==> flow/design.v <==
`timescale 1ns / 1ps
module PC(
    input clk,                  
    input rst,                  
    input load,                 
    input [15:0] data,          
    output reg [15:0] count     
);
    always @(posedge clk or posedge rst) begin
        if (rst) begin
            count <= 16'b0;     
        end else if (load) begin
            count <= data;      
        end else begin
            count <= count + 1;  
        end
    end
endmodule
module ControlUnit (
    input [3:0] opcode,       
    output reg mem_read,      
    output reg mem_write,     
    output reg reg_write,     
    output reg [3:0] alu_op,  
    output reg pc_write,      
    output reg branch_eq,     
    output reg branch_ne,     
    output reg imm_load       
);
    always @(*) begin
        mem_read = 0;
        mem_write = 0;
        reg_write = 0;
        alu_op = 4'b0000;
        pc_write = 0;
        branch_eq = 0;
        branch_ne = 0;
        imm_load = 0;
        case (opcode)
            4'b0000: begin  
                alu_op = 4'b0000;  
                reg_write = 1;
            end
            4'b0001: begin  
                alu_op = 4'b0001;  
                reg_write = 1;
            end
            4'b0010: begin  
                alu_op = 4'b0010;  
                reg_write = 1;
            end
            4'b0011: begin  
                alu_op = 4'b0011;  
                reg_write = 1;
            end
            4'b0100: begin  
                alu_op = 4'b0100;  
                reg_write = 1;
            end
            4'b0101: begin  
                alu_op = 4'b0101;  
                reg_write = 1;
            end
            4'b0110: begin  
                alu_op = 4'b0110;  
                reg_write = 1;
            end
            4'b0111: begin  
                alu_op = 4'b0111;  
                reg_write = 1;
            end
            4'b1000: begin  
                alu_op = 4'b1000;  
                mem_read = 1;
                reg_write = 1;
            end
            4'b1001: begin  
                alu_op = 4'b1001;  
                mem_write = 1;
            end
            4'b1010: begin  
                alu_op = 4'b1010;  
                reg_write = 1;
            end
            4'b1011: begin  
                imm_load = 1;
                reg_write = 1;
            end
            4'b1100: begin  
                alu_op = 4'b1100;  
                pc_write = 1;
            end
            4'b1101: begin  
                alu_op = 4'b1101;  
                branch_eq = 1;
            end
            4'b1110: begin  
                alu_op = 4'b1110;  
                branch_ne = 1;
            end
            4'b1111: begin  
            end
            default: begin
                alu_op = 4'b0000;
            end
        endcase
        if (mem_write) begin
            pc_write = 0;  
        end
        if (mem_read) begin
            pc_write = 0;  
        end
    end
endmodule
`timescale 1ns / 1ps
module RegisterFile(
    input clk,                      
    input rst,                      
    input [3:0] read_addr1,         
    input [3:0] read_addr2,         
    input [3:0] write_addr,         
    input [15:0] write_data,        
    input write_enable,             
    output reg [15:0] read_data1,   
    output reg [15:0] read_data2    
);
    reg [15:0] registers [0:15];
    always @(*) begin
        read_data1 = registers[read_addr1];
        read_data2 = registers[read_addr2];
    end
    always @(posedge clk or posedge rst) begin
        if (rst) begin
         integer i;
            for (i = 0; i < 16; i = i + 1) begin
                registers[i] <= 16'b0;
            end
        end else if (write_enable) begin
            registers[write_addr] <= write_data;
        end
    end
endmodule
`timescale 1ns / 1ps
module alu(
    input clk,                
    input rst,                
    input load,               
    input en,                 
    input wr_en,              
    input [3:0] OPsel,        
    input [15:0] A,           
    input [15:0] B,           
    output reg [15:0] result,  
    output reg Z,             
    output reg N,             
    output reg C,             
    output reg V,             
    output [15:0] pc_out,     
    output [15:0] mem_data,   
    output        mem_en,      
    output        mem_wr_en,   
    output [15:0] mem_addr,    
    output [15:0] mem_wr_data, 
    input  [15:0] mem_rd_data  
);
    reg pc_load;  
    PC pc_inst(
        .clk(clk),
        .rst(rst),
        .load(pc_load),
        .data(B),        
        .count(pc_out)   
    );
    reg [15:0] wr_data;  
    assign mem_en      = en;
    assign mem_wr_en   = wr_en;
    assign mem_addr    = B;        
    assign mem_wr_data = wr_data;
    assign mem_data    = mem_rd_data;  
    always @(*) begin
        result = 16'b0;
        wr_data = A;
        pc_load = 0;
        Z = 0;
        N = 0;
        C = 0;
        V = 0;
        case (OPsel)
            4'b0000: begin  
                {C, result} = A + B;                 
                V = (~A[15] & ~B[15] & result[15]) | (A[15] & B[15] & ~result[15]);  
            end
            4'b0001: begin  
                {C, result} = A - B;                 
                V = (A[15] & ~B[15] & ~result[15]) | (~A[15] & B[15] & result[15]);  
            end
            4'b0010: result = A * B;                 
            4'b0011: result = (B != 0) ? A / B : 16'b0;  
            4'b0100: result = A & B;                 
            4'b0101: result = A | B;                 
            4'b0110: result = A ^ B;                 
            4'b0111: result = ~A;                    
            4'b1000: result = mem_data;              
            4'b1001: wr_data = A;                    
            4'b1100: begin                           
                pc_load = 1;                         
            end
            4'b1101: begin                           
                if (!Z)
                    pc_load = 1;                     
            end
            4'b1110: begin                           
                if (Z)
                    pc_load = 1;                     
            end
            4'b1111: ;                               
            default: result = 16'b0;                 
        endcase
        Z = (result == 16'b0) ? 1'b1 : 1'b0;   
        N = result[15];                        
    end
endmodule
`timescale 1ns / 1ps
module Datapath(
    input clk,
    input rst,
    input [15:0] gpio_in,
    output [15:0] gpio_out,
    output [15:0] imem_addr,
    input  [15:0] imem_rdata,
    output        dmem_en,
    output        dmem_we,
    output [15:0] dmem_addr,
    output [15:0] dmem_wdata,
    input  [15:0] dmem_rdata
);
    wire [15:0] instruction;
    wire [3:0] opcode;
    wire [3:0] rs1, rs2, rd;
    wire [15:0] imm;
    wire [15:0] A, B;
    wire [15:0] alu_result;
    wire [15:0] mem_data;
    wire [15:0] pc_out;
    wire mem_read, mem_write, reg_write, pc_write, branch_eq, branch_ne, imm_load;
    wire [3:0] alu_op;
    PC pc_inst (
        .clk(clk),
        .rst(rst),
        .load(pc_write),
        .data(alu_result),    
        .count(pc_out)
    );
    assign imem_addr = pc_out;
    assign instruction = imem_rdata;
    assign opcode = instruction[15:12];
    assign rs1 = instruction[11:8];
    assign rs2 = instruction[7:4];
    assign rd = instruction[3:0];
    assign imm = instruction[7:0];  
    ControlUnit cu (
        .opcode(opcode),
        .mem_read(mem_read),
        .mem_write(mem_write),
        .reg_write(reg_write),
        .alu_op(alu_op),
        .pc_write(pc_write),
        .branch_eq(branch_eq),
        .branch_ne(branch_ne),
        .imm_load(imm_load)
    );
    RegisterFile rf (
        .clk(clk),
        .rst(rst),
        .read_addr1(rs1),
        .read_addr2(rs2),
        .write_addr(rd),
        .write_data(alu_result),    
        .write_enable(reg_write),
        .read_data1(A),
        .read_data2(B)
    );
    alu alu_inst (
        .clk(clk),
        .rst(rst),
        .load(pc_write),
        .en(mem_read | mem_write),
        .wr_en(mem_write),
        .OPsel(alu_op),
        .A(A),
        .B(B),
        .result(alu_result),
        .Z(),
        .N(),
        .C(),
        .V(),
        .pc_out(),      
        .mem_data(mem_data),
        .mem_en(dmem_en),
        .mem_wr_en(dmem_we),
        .mem_addr(dmem_addr),
        .mem_wr_data(dmem_wdata),
        .mem_rd_data(dmem_rdata)
    );
    assign gpio_out = A;   
endmodule
Lab notebook: Datapath

---- Reports on Datapath ----
Tool output for the design above before and after an edit, in the order of the flow.
Lines under "unedited" count in the file above, lines under "edited" in the edited file.
"change": "edited" minus "unedited" as printed here.
Operators: Yosys type, input widths -> output width; for muxes data width and select width s.
The mark - stands for no value.
inputs
  top ..................................... Datapath
  clock ................................... clk
  library ................................. sky130hd
  corner .................................. tt_025C_1v80

---- The edit ----
Unified diff, file above to edited file.
The edited RTL no longer does the same as the RTL above: the edit was made by script, with no optimisation intended.
begin of diff
@@ -245,11 +245,5 @@
     wire mem_read, mem_write, reg_write, pc_write, branch_eq, branch_ne, imm_load;
     wire [3:0] alu_op;
-    PC pc_inst (
-        .clk(clk),
-        .rst(rst),
-        .load(pc_write),
-        .data(alu_result),    
-        .count(pc_out)
-    );
+    assign pc_out = alu_result;
     assign imem_addr = pc_out;
     assign instruction = imem_rdata;
end of diff

---- Word-level counts ----
Yosys after proc, flatten, opt, wreduce and memory -nomap, before mapping. Enables and synchronous resets that opt folds into registers are not counted as muxes. Print and check cells are not counted. Equal cells are merged and count once.
Yosys's memory passes give these memory sizes; they may raise the number of words (mostly to a power of two), join words into wider ones and drop unused or constant bits.
storage and ports
  item                        unedited  edited  change
  output and inout port bits  66        66      0
  word-level cells            109       104     -5
  memories                    1         1       0
  bits in registers           272       256     -16
  ROM bits                    176       176     0
  bits of input ports         50        50      0
cells by class
  item                              unedited  edited  change
  bitwise operators                 5         5       0
  $mul                              1         1       0
  div/mod/pow operators             1         1       0
  add/subtract/negate cells         3         2       -1
  eq/ne operators                   53        53      0
  mux-type cells                    7         4       -3
  reductions and logical operators  21        21      0
memories
  item                                          unedited          edited
  shape (words x width / read and write ports)  16 x 11 bit 1R0W  16 x 11 bit 1R0W
operators by type and width
  operator               unedited  edited  change
  $mux 1                 2         0       -2
  $mux 16                2         1       -1
  $add 16x1->16 const B  1         0       -1
  $eq 4x4->1 const B     25        25      0
  $eq 4x3->1 const B     16        16      0
  $reduce_and 2->1       16        16      0
  $eq 4x2->1 const B     8         8       0
  $eq 4x1->1 const B     4         4       0
  $logic_not 4->1        4         4       0
  $pmux 16 s16           2         2       0
  $add 16x16->16         1         1       0
  $and 16x16->16         1         1       0
  $div 16x16->16         1         1       0
  $mul 16x16->16         1         1       0
  $not 16->16            1         1       0
  $or 1x1->1             1         1       0
  $or 16x16->16          1         1       0
  $pmux 16 s9            1         1       0
  $reduce_bool 16->1     1         1       0
  $sub 16x16->16         1         1       0
  $xor 16x16->16         1         1       0

---- Depth ----
Yosys ltp: most cells in a row. Word level: on the elaborated netlist, between registers, memories and ports. Mapped: between sequential cells and ports; inverters and the memories' decode and read muxes count.
depth
  item                          unedited  edited  change
  depth after elaboration       6         5       -1
  ABC_AREA                      0         0       -
  depth in mapped cells         166       169     +3
  mapped depth without buffers  149       154     +5

---- Netlist ----
Source: synth_stat.txt of the flow (Yosys; design flattened, memories mapped). It holds for the ABC_AREA given above (unset counts as 0); a run with the other value may have another netlist.
synthesis totals
  item                                unedited  edited   change
  mapped cells                        3449      3427     -22
  buffers                             230       226      -4
  mapped flip-flops                   272       256      -16
  chip area (Yosys) (um^2)            28294.6   27920.5  -374.1
  sequential part of the area (um^2)  6806.5    6406.1   -400.4
cells by type
  type                       unedited  edited  change
  sky130_fd_sc_hd__nor3_1    82        57      -25
  sky130_fd_sc_hd__inv_1     199       221     +22
  sky130_fd_sc_hd__dfrtp_1   272       256     -16
  sky130_fd_sc_hd__nand3b_1  52        36      -16
  sky130_fd_sc_hd__a221o_1   7         22      +15
  sky130_fd_sc_hd__o21ai_1   13        27      +14
  sky130_fd_sc_hd__clkbuf_1  128       115     -13
  sky130_fd_sc_hd__o21a_1    59        47      -12
  sky130_fd_sc_hd__buf_2     44        56      +12
  sky130_fd_sc_hd__o21ai_0   309       298     -11
  sky130_fd_sc_hd__a22o_1    20        31      +11
  sky130_fd_sc_hd__nand2b_1  26        36      +10
  sky130_fd_sc_hd__or3_1     25        34      +9
  sky130_fd_sc_hd__o32a_1    10        1       -9
  sky130_fd_sc_hd__a21oi_1   224       216     -8
  sky130_fd_sc_hd__a31oi_1   34        42      +8
  sky130_fd_sc_hd__mux4_2    14        6       -8
  sky130_fd_sc_hd__nor2_1    296       289     -7
Not every row of either side is listed.
The figures by module come from a second, unflattened synthesis with its own total; it is not the netlist above.
second synthesis, totals
  item                                 unedited  edited   change
  cells (unflattened synthesis)        3343      3252     -91
  area (unflattened synthesis) (um^2)  29793.6   28919.0  -874.6
Rows give one instance, submodules left out.
modules, unedited
  module        instances  seq. area (um^2)  cells  area (um^2)
  RegisterFile  1          6406.1            1245   14093.5
  alu           1          0.0               1899   13849.5
  PC            2          400.4             91     874.6
  ControlUnit   1          0.0               16     95.1
  Datapath      1          0.0               1      6.3
modules, edited
  module        instances  seq. area (um^2)  cells  area (um^2)
  RegisterFile  1          6406.1            1245   14093.5
  alu           1          0.0               1899   13849.5
  PC            1          400.4             91     874.6
  ControlUnit   1          0.0               16     95.1
  Datapath      1          0.0               1      6.3

---- Path before layout ----
Path of least setup slack by OpenSTA after synthesis, without wires, with an ideal clock, recovery checks aside; 20% of the period is set as input and as output delay. Where synthesis merged equal registers, the netlist keeps one of their names.
path after synthesis
  item                                 unedited                      edited                    change
  path type                            input-to-reg                  input-to-output           -
  start point                          input port imem_rdata[8]      input port imem_rdata[6]  -
  end point                            register rf.registers[11][0]  output port imem_addr[0]  -
  path delay (ns)                      30.884                        31.027                    +0.143
  external input delay (ns)            9.000                         9.000                     0.000
  external output delay (ns)           -                             9.000                     -
  time at the first pin (ns)           9.000                         9.000                     0.000
  buffers on the path                  17                            17                        0
  setup slack (ns)                     5.117                         -4.027                    -9.144
  clock period (ns)                    45.0                          45.0                      0.0
  library setup time (ns)              0.135                         -                         -
  stages                               156                           161                       +5
  arrival (ns)                         39.749                        40.027                    +0.278
  required time (ns)                   44.865                        36.000                    -8.865
  period reached after synthesis (ns)  39.883                        49.027                    +9.144
"path delay" = arrival - input delay + setup time.
At an output port there is no setup time.
"stages": output pins that drive a net of the path, with the launching flip-flop's if there is one; two outputs of one cell count as two.
"period reached after synthesis" is the clock period less the worst setup slack; recovery checks do not enter. This is arithmetic on one report: input and output delays are still those of the set period (20% each).
The rows between start and end are the longest chain of elaborated cells between them; the timing report does not say that the signal goes this way. Where chains are equally long, one stands for them.
A line is the first line of the expression or statement that the cell stems from. Yosys adds cells for indexed reads and writes and turns some case tables into memories.
between the ends, after synthesis, unedited
  cell sequence ........................... sky130_fd_sc_hd__buf_2 -> sky130_fd_sc_hd__buf_2 -> sky130_fd_sc_hd__buf_4 -> sky130_fd_sc_hd__buf_2 -> sky130_fd_sc_hd__buf_2 -> sky130_fd_sc_hd__buf_2 -> sky130_fd_sc_hd__buf_2 -> sky130_fd_sc_hd__a211oi_1 -> sky130_fd_sc_hd__or3_1 -> sky130_fd_sc_hd__o31ai_1 -> sky130_fd_sc_hd__o32a_1 -> sky130_fd_sc_hd__clkbuf_1 -> sky130_fd_sc_hd__ha_1 -> sky130_fd_sc_hd__inv_1 -> sky130_fd_sc_hd__a21oi_1 -> sky130_fd_sc_hd__ha_1 -> sky130_fd_sc_hd__o21a_1 -> sky130_fd_sc_hd__o21ai_1 -> [120 not listed] -> sky130_fd_sc_hd__and3_1 -> sky130_fd_sc_hd__clkbuf_1 -> sky130_fd_sc_hd__nand2_1 -> sky130_fd_sc_hd__o21ai_0 -> sky130_fd_sc_hd__ha_1 -> sky130_fd_sc_hd__a21boi_0 -> sky130_fd_sc_hd__o21a_1 -> sky130_fd_sc_hd__o21a_1 -> sky130_fd_sc_hd__o21a_1 -> sky130_fd_sc_hd__o21ai_0 -> sky130_fd_sc_hd__nand2b_1 -> sky130_fd_sc_hd__a211oi_1 -> sky130_fd_sc_hd__o21ai_0 -> sky130_fd_sc_hd__a21oi_1 -> sky130_fd_sc_hd__o21ai_0 -> sky130_fd_sc_hd__a221oi_1 -> sky130_fd_sc_hd__clkbuf_1 -> sky130_fd_sc_hd__o21ai_0
  length of the longest elaborated chain .. 5
  elaborated cells on any way between the ends .. 27
  source lines of those cells ............. 10
  classes of those cells .................. add/sub (2); mul (1); div (1); eq/ne (15); mux (3); logic (4); reduce/logical (1)
RTL lines, path after synthesis, unedited
  item                line  RTL
  start: declaration  230   input  [15:0] imem_rdata,
  $eq 4x4->1          129   read_data1 = registers[read_addr1];
  $pmux 16 s16        129
  $div 16x16->16      198   4'b0011: result = (B != 0) ? A / B : 16'b0;
  $mux 16             198
  $pmux 16 s9         188   case (OPsel)
  end: assignment     136   registers[i] <= 16'b0;
  end: assignment     139   registers[write_addr] <= write_data;
  end: declaration    127   reg [15:0] registers [0:15];
Nets of the timed path that keep an RTL name, with a line that drives or declares them; the list need not be complete.
nets with RTL names, path after synthesis, unedited
  signal          line
  dmem_wdata[15]  129
between the ends, after synthesis, edited
  cell sequence ........................... sky130_fd_sc_hd__buf_6 -> sky130_fd_sc_hd__buf_4 -> sky130_fd_sc_hd__buf_4 -> sky130_fd_sc_hd__buf_2 -> sky130_fd_sc_hd__mux2_2 -> sky130_fd_sc_hd__a221o_1 -> sky130_fd_sc_hd__a221o_1 -> sky130_fd_sc_hd__o21ai_0 -> sky130_fd_sc_hd__clkbuf_1 -> sky130_fd_sc_hd__ha_1 -> sky130_fd_sc_hd__and4_1 -> sky130_fd_sc_hd__nand4_1 -> sky130_fd_sc_hd__a22oi_1 -> sky130_fd_sc_hd__inv_1 -> sky130_fd_sc_hd__ha_1 -> sky130_fd_sc_hd__o21ai_0 -> sky130_fd_sc_hd__nor2b_1 -> sky130_fd_sc_hd__nor3_1 -> [125 not listed] -> sky130_fd_sc_hd__o31a_1 -> sky130_fd_sc_hd__o21ai_1 -> sky130_fd_sc_hd__clkbuf_1 -> sky130_fd_sc_hd__nand2_1 -> sky130_fd_sc_hd__o21ai_0 -> sky130_fd_sc_hd__ha_1 -> sky130_fd_sc_hd__a21boi_0 -> sky130_fd_sc_hd__o21a_1 -> sky130_fd_sc_hd__o21a_1 -> sky130_fd_sc_hd__o21a_1 -> sky130_fd_sc_hd__o21a_1 -> sky130_fd_sc_hd__o21a_1 -> sky130_fd_sc_hd__o21a_1 -> sky130_fd_sc_hd__o21a_1 -> sky130_fd_sc_hd__o21ai_0 -> sky130_fd_sc_hd__a21oi_1 -> sky130_fd_sc_hd__o21ai_0 -> sky130_fd_sc_hd__nand2_1
  length of the longest elaborated chain .. 5
  elaborated cells on any way between the ends .. 27
  source lines of those cells ............. 9
  classes of those cells .................. add/sub (2); mul (1); div (1); eq/ne (15); mux (3); logic (3); reduce/logical (2)
RTL lines, path after synthesis, edited
  item                line  RTL
  start: declaration  230   input  [15:0] imem_rdata,
  $eq 4x4->1          130   read_data2 = registers[read_addr2];
  $pmux 16 s16        130
  $div 16x16->16      198   4'b0011: result = (B != 0) ? A / B : 16'b0;
  $mux 16             198
  $pmux 16 s9         188   case (OPsel)
  end: declaration    229   output [15:0] imem_addr,

---- Timing after layout ----
Path of least setup slack in the final report of each run of pair 1 (OpenROAD, finished layout, wires in). Where an end is a register, its clock arrival counts in the times.
path post-layout
  item                        unedited                      edited                    change
  path type                   input-to-reg                  input-to-output           -
  start point                 input port imem_rdata[4]      input port imem_rdata[5]  -
  end point                   register rf.registers[12][0]  output port imem_addr[0]  -
  clock period (ns)           43.6                          43.6                      0.0
  external output delay (ns)  -                             8.72                      -
  stages                      148                           178                       +30
  time at the first pin (ns)  8.72                          8.72                      0.00
  library setup time (ns)     0.15                          -                         -
  arrival (ns)                41.68                         37.15                     -4.53
  external input delay (ns)   8.72                          8.72                      0.00
  required time (ns)          44.00                         34.88                     -9.12
  setup slack (ns)            2.32                          -2.27                     -4.59
  buffers on the path         9                             66                        +57
The rows between start and end are the longest chain of elaborated cells between them; the timing report does not say that the signal goes this way. Where chains are equally long, one stands for them.
between the ends, post-layout, unedited
  cell sequence ........................... sky130_fd_sc_hd__buf_6 -> sky130_fd_sc_hd__nor2b_1 -> sky130_fd_sc_hd__a22oi_1 -> sky130_fd_sc_hd__o221ai_1 -> sky130_fd_sc_hd__o32ai_4 -> sky130_fd_sc_hd__inv_2 -> sky130_fd_sc_hd__nor4_2 -> sky130_fd_sc_hd__buf_4 -> sky130_fd_sc_hd__nand2_1 -> sky130_fd_sc_hd__nor3_1 -> sky130_fd_sc_hd__a21oi_1 -> sky130_fd_sc_hd__a21oi_1 -> sky130_fd_sc_hd__ha_1 -> sky130_fd_sc_hd__o21a_1 -> sky130_fd_sc_hd__o21ai_2 -> sky130_fd_sc_hd__or3_4 -> sky130_fd_sc_hd__a31oi_1 -> sky130_fd_sc_hd__and3_2 -> [112 not listed] -> sky130_fd_sc_hd__o211ai_1 -> sky130_fd_sc_hd__and3_1 -> sky130_fd_sc_hd__nand2_1 -> sky130_fd_sc_hd__o21ai_0 -> sky130_fd_sc_hd__ha_1 -> sky130_fd_sc_hd__a21boi_0 -> sky130_fd_sc_hd__o21a_1 -> sky130_fd_sc_hd__o21a_1 -> sky130_fd_sc_hd__o21a_1 -> sky130_fd_sc_hd__o21ai_0 -> sky130_fd_sc_hd__nand2b_1 -> sky130_fd_sc_hd__a211oi_1 -> sky130_fd_sc_hd__o21ai_0 -> sky130_fd_sc_hd__a21oi_1 -> sky130_fd_sc_hd__o21ai_0 -> sky130_fd_sc_hd__a221oi_1 -> sky130_fd_sc_hd__buf_4 -> sky130_fd_sc_hd__o21ai_0
  length of the longest elaborated chain .. 5
  elaborated cells on any way between the ends .. 27
  source lines of those cells ............. 9
  classes of those cells .................. add/sub (2); mul (1); div (1); eq/ne (15); mux (3); logic (3); reduce/logical (2)
RTL lines, path post-layout, unedited
  item                line  RTL
  start: declaration  230   input  [15:0] imem_rdata,
  $eq 4x4->1          130   read_data2 = registers[read_addr2];
  $pmux 16 s16        130
  $div 16x16->16      198   4'b0011: result = (B != 0) ? A / B : 16'b0;
  $mux 16             198
  $pmux 16 s9         188   case (OPsel)
  end: assignment     136   registers[i] <= 16'b0;
  end: assignment     139   registers[write_addr] <= write_data;
  end: declaration    127   reg [15:0] registers [0:15];
between the ends, post-layout, edited
  cell sequence ........................... sky130_fd_sc_hd__buf_16 -> sky130_fd_sc_hd__bufbuf_16 -> sky130_fd_sc_hd__nor2b_1 -> sky130_fd_sc_hd__buf_4 -> sky130_fd_sc_hd__a22oi_1 -> sky130_fd_sc_hd__o22a_1 -> sky130_fd_sc_hd__a31o_2 -> sky130_fd_sc_hd__inv_2 -> sky130_fd_sc_hd__nor4_4 -> sky130_fd_sc_hd__buf_4 -> sky130_fd_sc_hd__and4_1 -> sky130_fd_sc_hd__a22oi_2 -> sky130_fd_sc_hd__inv_2 -> sky130_fd_sc_hd__ha_4 -> sky130_fd_sc_hd__o21ai_2 -> sky130_fd_sc_hd__nor2b_4 -> sky130_fd_sc_hd__nor3_2 -> sky130_fd_sc_hd__nand4_1 -> [142 not listed] -> sky130_fd_sc_hd__o31a_1 -> sky130_fd_sc_hd__o21ai_4 -> sky130_fd_sc_hd__nand2_1 -> sky130_fd_sc_hd__o21ai_1 -> sky130_fd_sc_hd__ha_1 -> sky130_fd_sc_hd__a21boi_1 -> sky130_fd_sc_hd__o21a_1 -> sky130_fd_sc_hd__o21a_1 -> sky130_fd_sc_hd__o21a_1 -> sky130_fd_sc_hd__o21a_1 -> sky130_fd_sc_hd__o21a_1 -> sky130_fd_sc_hd__o21a_1 -> sky130_fd_sc_hd__o21a_1 -> sky130_fd_sc_hd__o21ai_2 -> sky130_fd_sc_hd__a21oi_4 -> sky130_fd_sc_hd__o21ai_4 -> sky130_fd_sc_hd__nand2_2 -> sky130_fd_sc_hd__buf_6
  length of the longest elaborated chain .. 5
  elaborated cells on any way between the ends .. 27
  source lines of those cells ............. 9
  classes of those cells .................. add/sub (2); mul (1); div (1); eq/ne (15); mux (3); logic (3); reduce/logical (2)
RTL lines, path post-layout, edited
  item                line  RTL
  start: declaration  230   input  [15:0] imem_rdata,
  $eq 4x4->1          130   read_data2 = registers[read_addr2];
  $pmux 16 s16        130
  $div 16x16->16      198   4'b0011: result = (B != 0) ? A / B : 16'b0;
  $mux 16             198
  $pmux 16 s9         188   case (OPsel)
  end: declaration    229   output [15:0] imem_addr,

---- Flow runs ----
Runs of the flow (Yosys, OpenROAD) on both versions; the two runs of a pair have the same settings. The constraints put input and output delay at 20% of the set period each and load the outputs with 0.01 pF.
flow settings, pair 1
  period_ns ............................... 43.6
  CAP_MARGIN .............................. 20
  CORE_MARGIN ............................. 2
  CORE_UTILIZATION ........................ 40
  SLEW_MARGIN ............................. 20
final reports, pair 1
  item                                                      unedited  edited   change
  die footprint (um^2)                                      72881.1   71931.2  -949.9
  synthesis area (um^2)                                     28294.6   27920.5  -374.1
  sum of negative setup slack (ns)                          0.000     -2.930   -2.930
  final worst hold slack (ns)                               0.507     0.511    +0.004
  post-layout utilization                                   0.451     0.545    +0.094
  clock period reached (ns)                                 41.284    45.872   +4.588
  worst setup slack after layout (ns)                       2.317     -2.272   -4.589
  area of the standard cells in the finished layout (um^2)  31551.5   37528.5  +5977.0
flow settings, pair 2
  CELL_PAD_IN_SITES_DETAIL_PLACEMENT ...... 1
  CELL_PAD_IN_SITES_GLOBAL_PLACEMENT ...... 3
  CORE_ASPECT_RATIO ....................... 1.86
  CORE_UTILIZATION ........................ 41
  CTS_CLUSTER_DIAMETER .................... 174
  CTS_CLUSTER_SIZE ........................ 83
  GPL_TIMING_DRIVEN ....................... 1
  MAX_ROUTING_LAYER ....................... met4
  PLACE_DENSITY_LB_ADDON .................. 0.14
  SETUP_SLACK_MARGIN ...................... 5.0
  period_ns ............................... 43.7
  CAP_MARGIN .............................. 20
  CORE_MARGIN ............................. 2
  SLEW_MARGIN ............................. 20
final reports, pair 2
  item                                                      unedited  edited   change
  die footprint (um^2)                                      71230.5   70304.7  -925.8
  synthesis area (um^2)                                     28294.6   27920.5  -374.1
  sum of negative setup slack (ns)                          0.000     -4.430   -4.430
  final worst hold slack (ns)                               0.539     0.537    -0.002
  post-layout utilization                                   0.51      0.544    +0.034
  clock period reached (ns)                                 37.983    46.722   +8.739
  worst setup slack after layout (ns)                       5.717     -3.022   -8.739
  area of the standard cells in the finished layout (um^2)  34931.0   36720.2  +1789.2
"clock period reached" = clock period - worst setup slack. The figure is calculated, with input and output delays left at 20% of the set period.
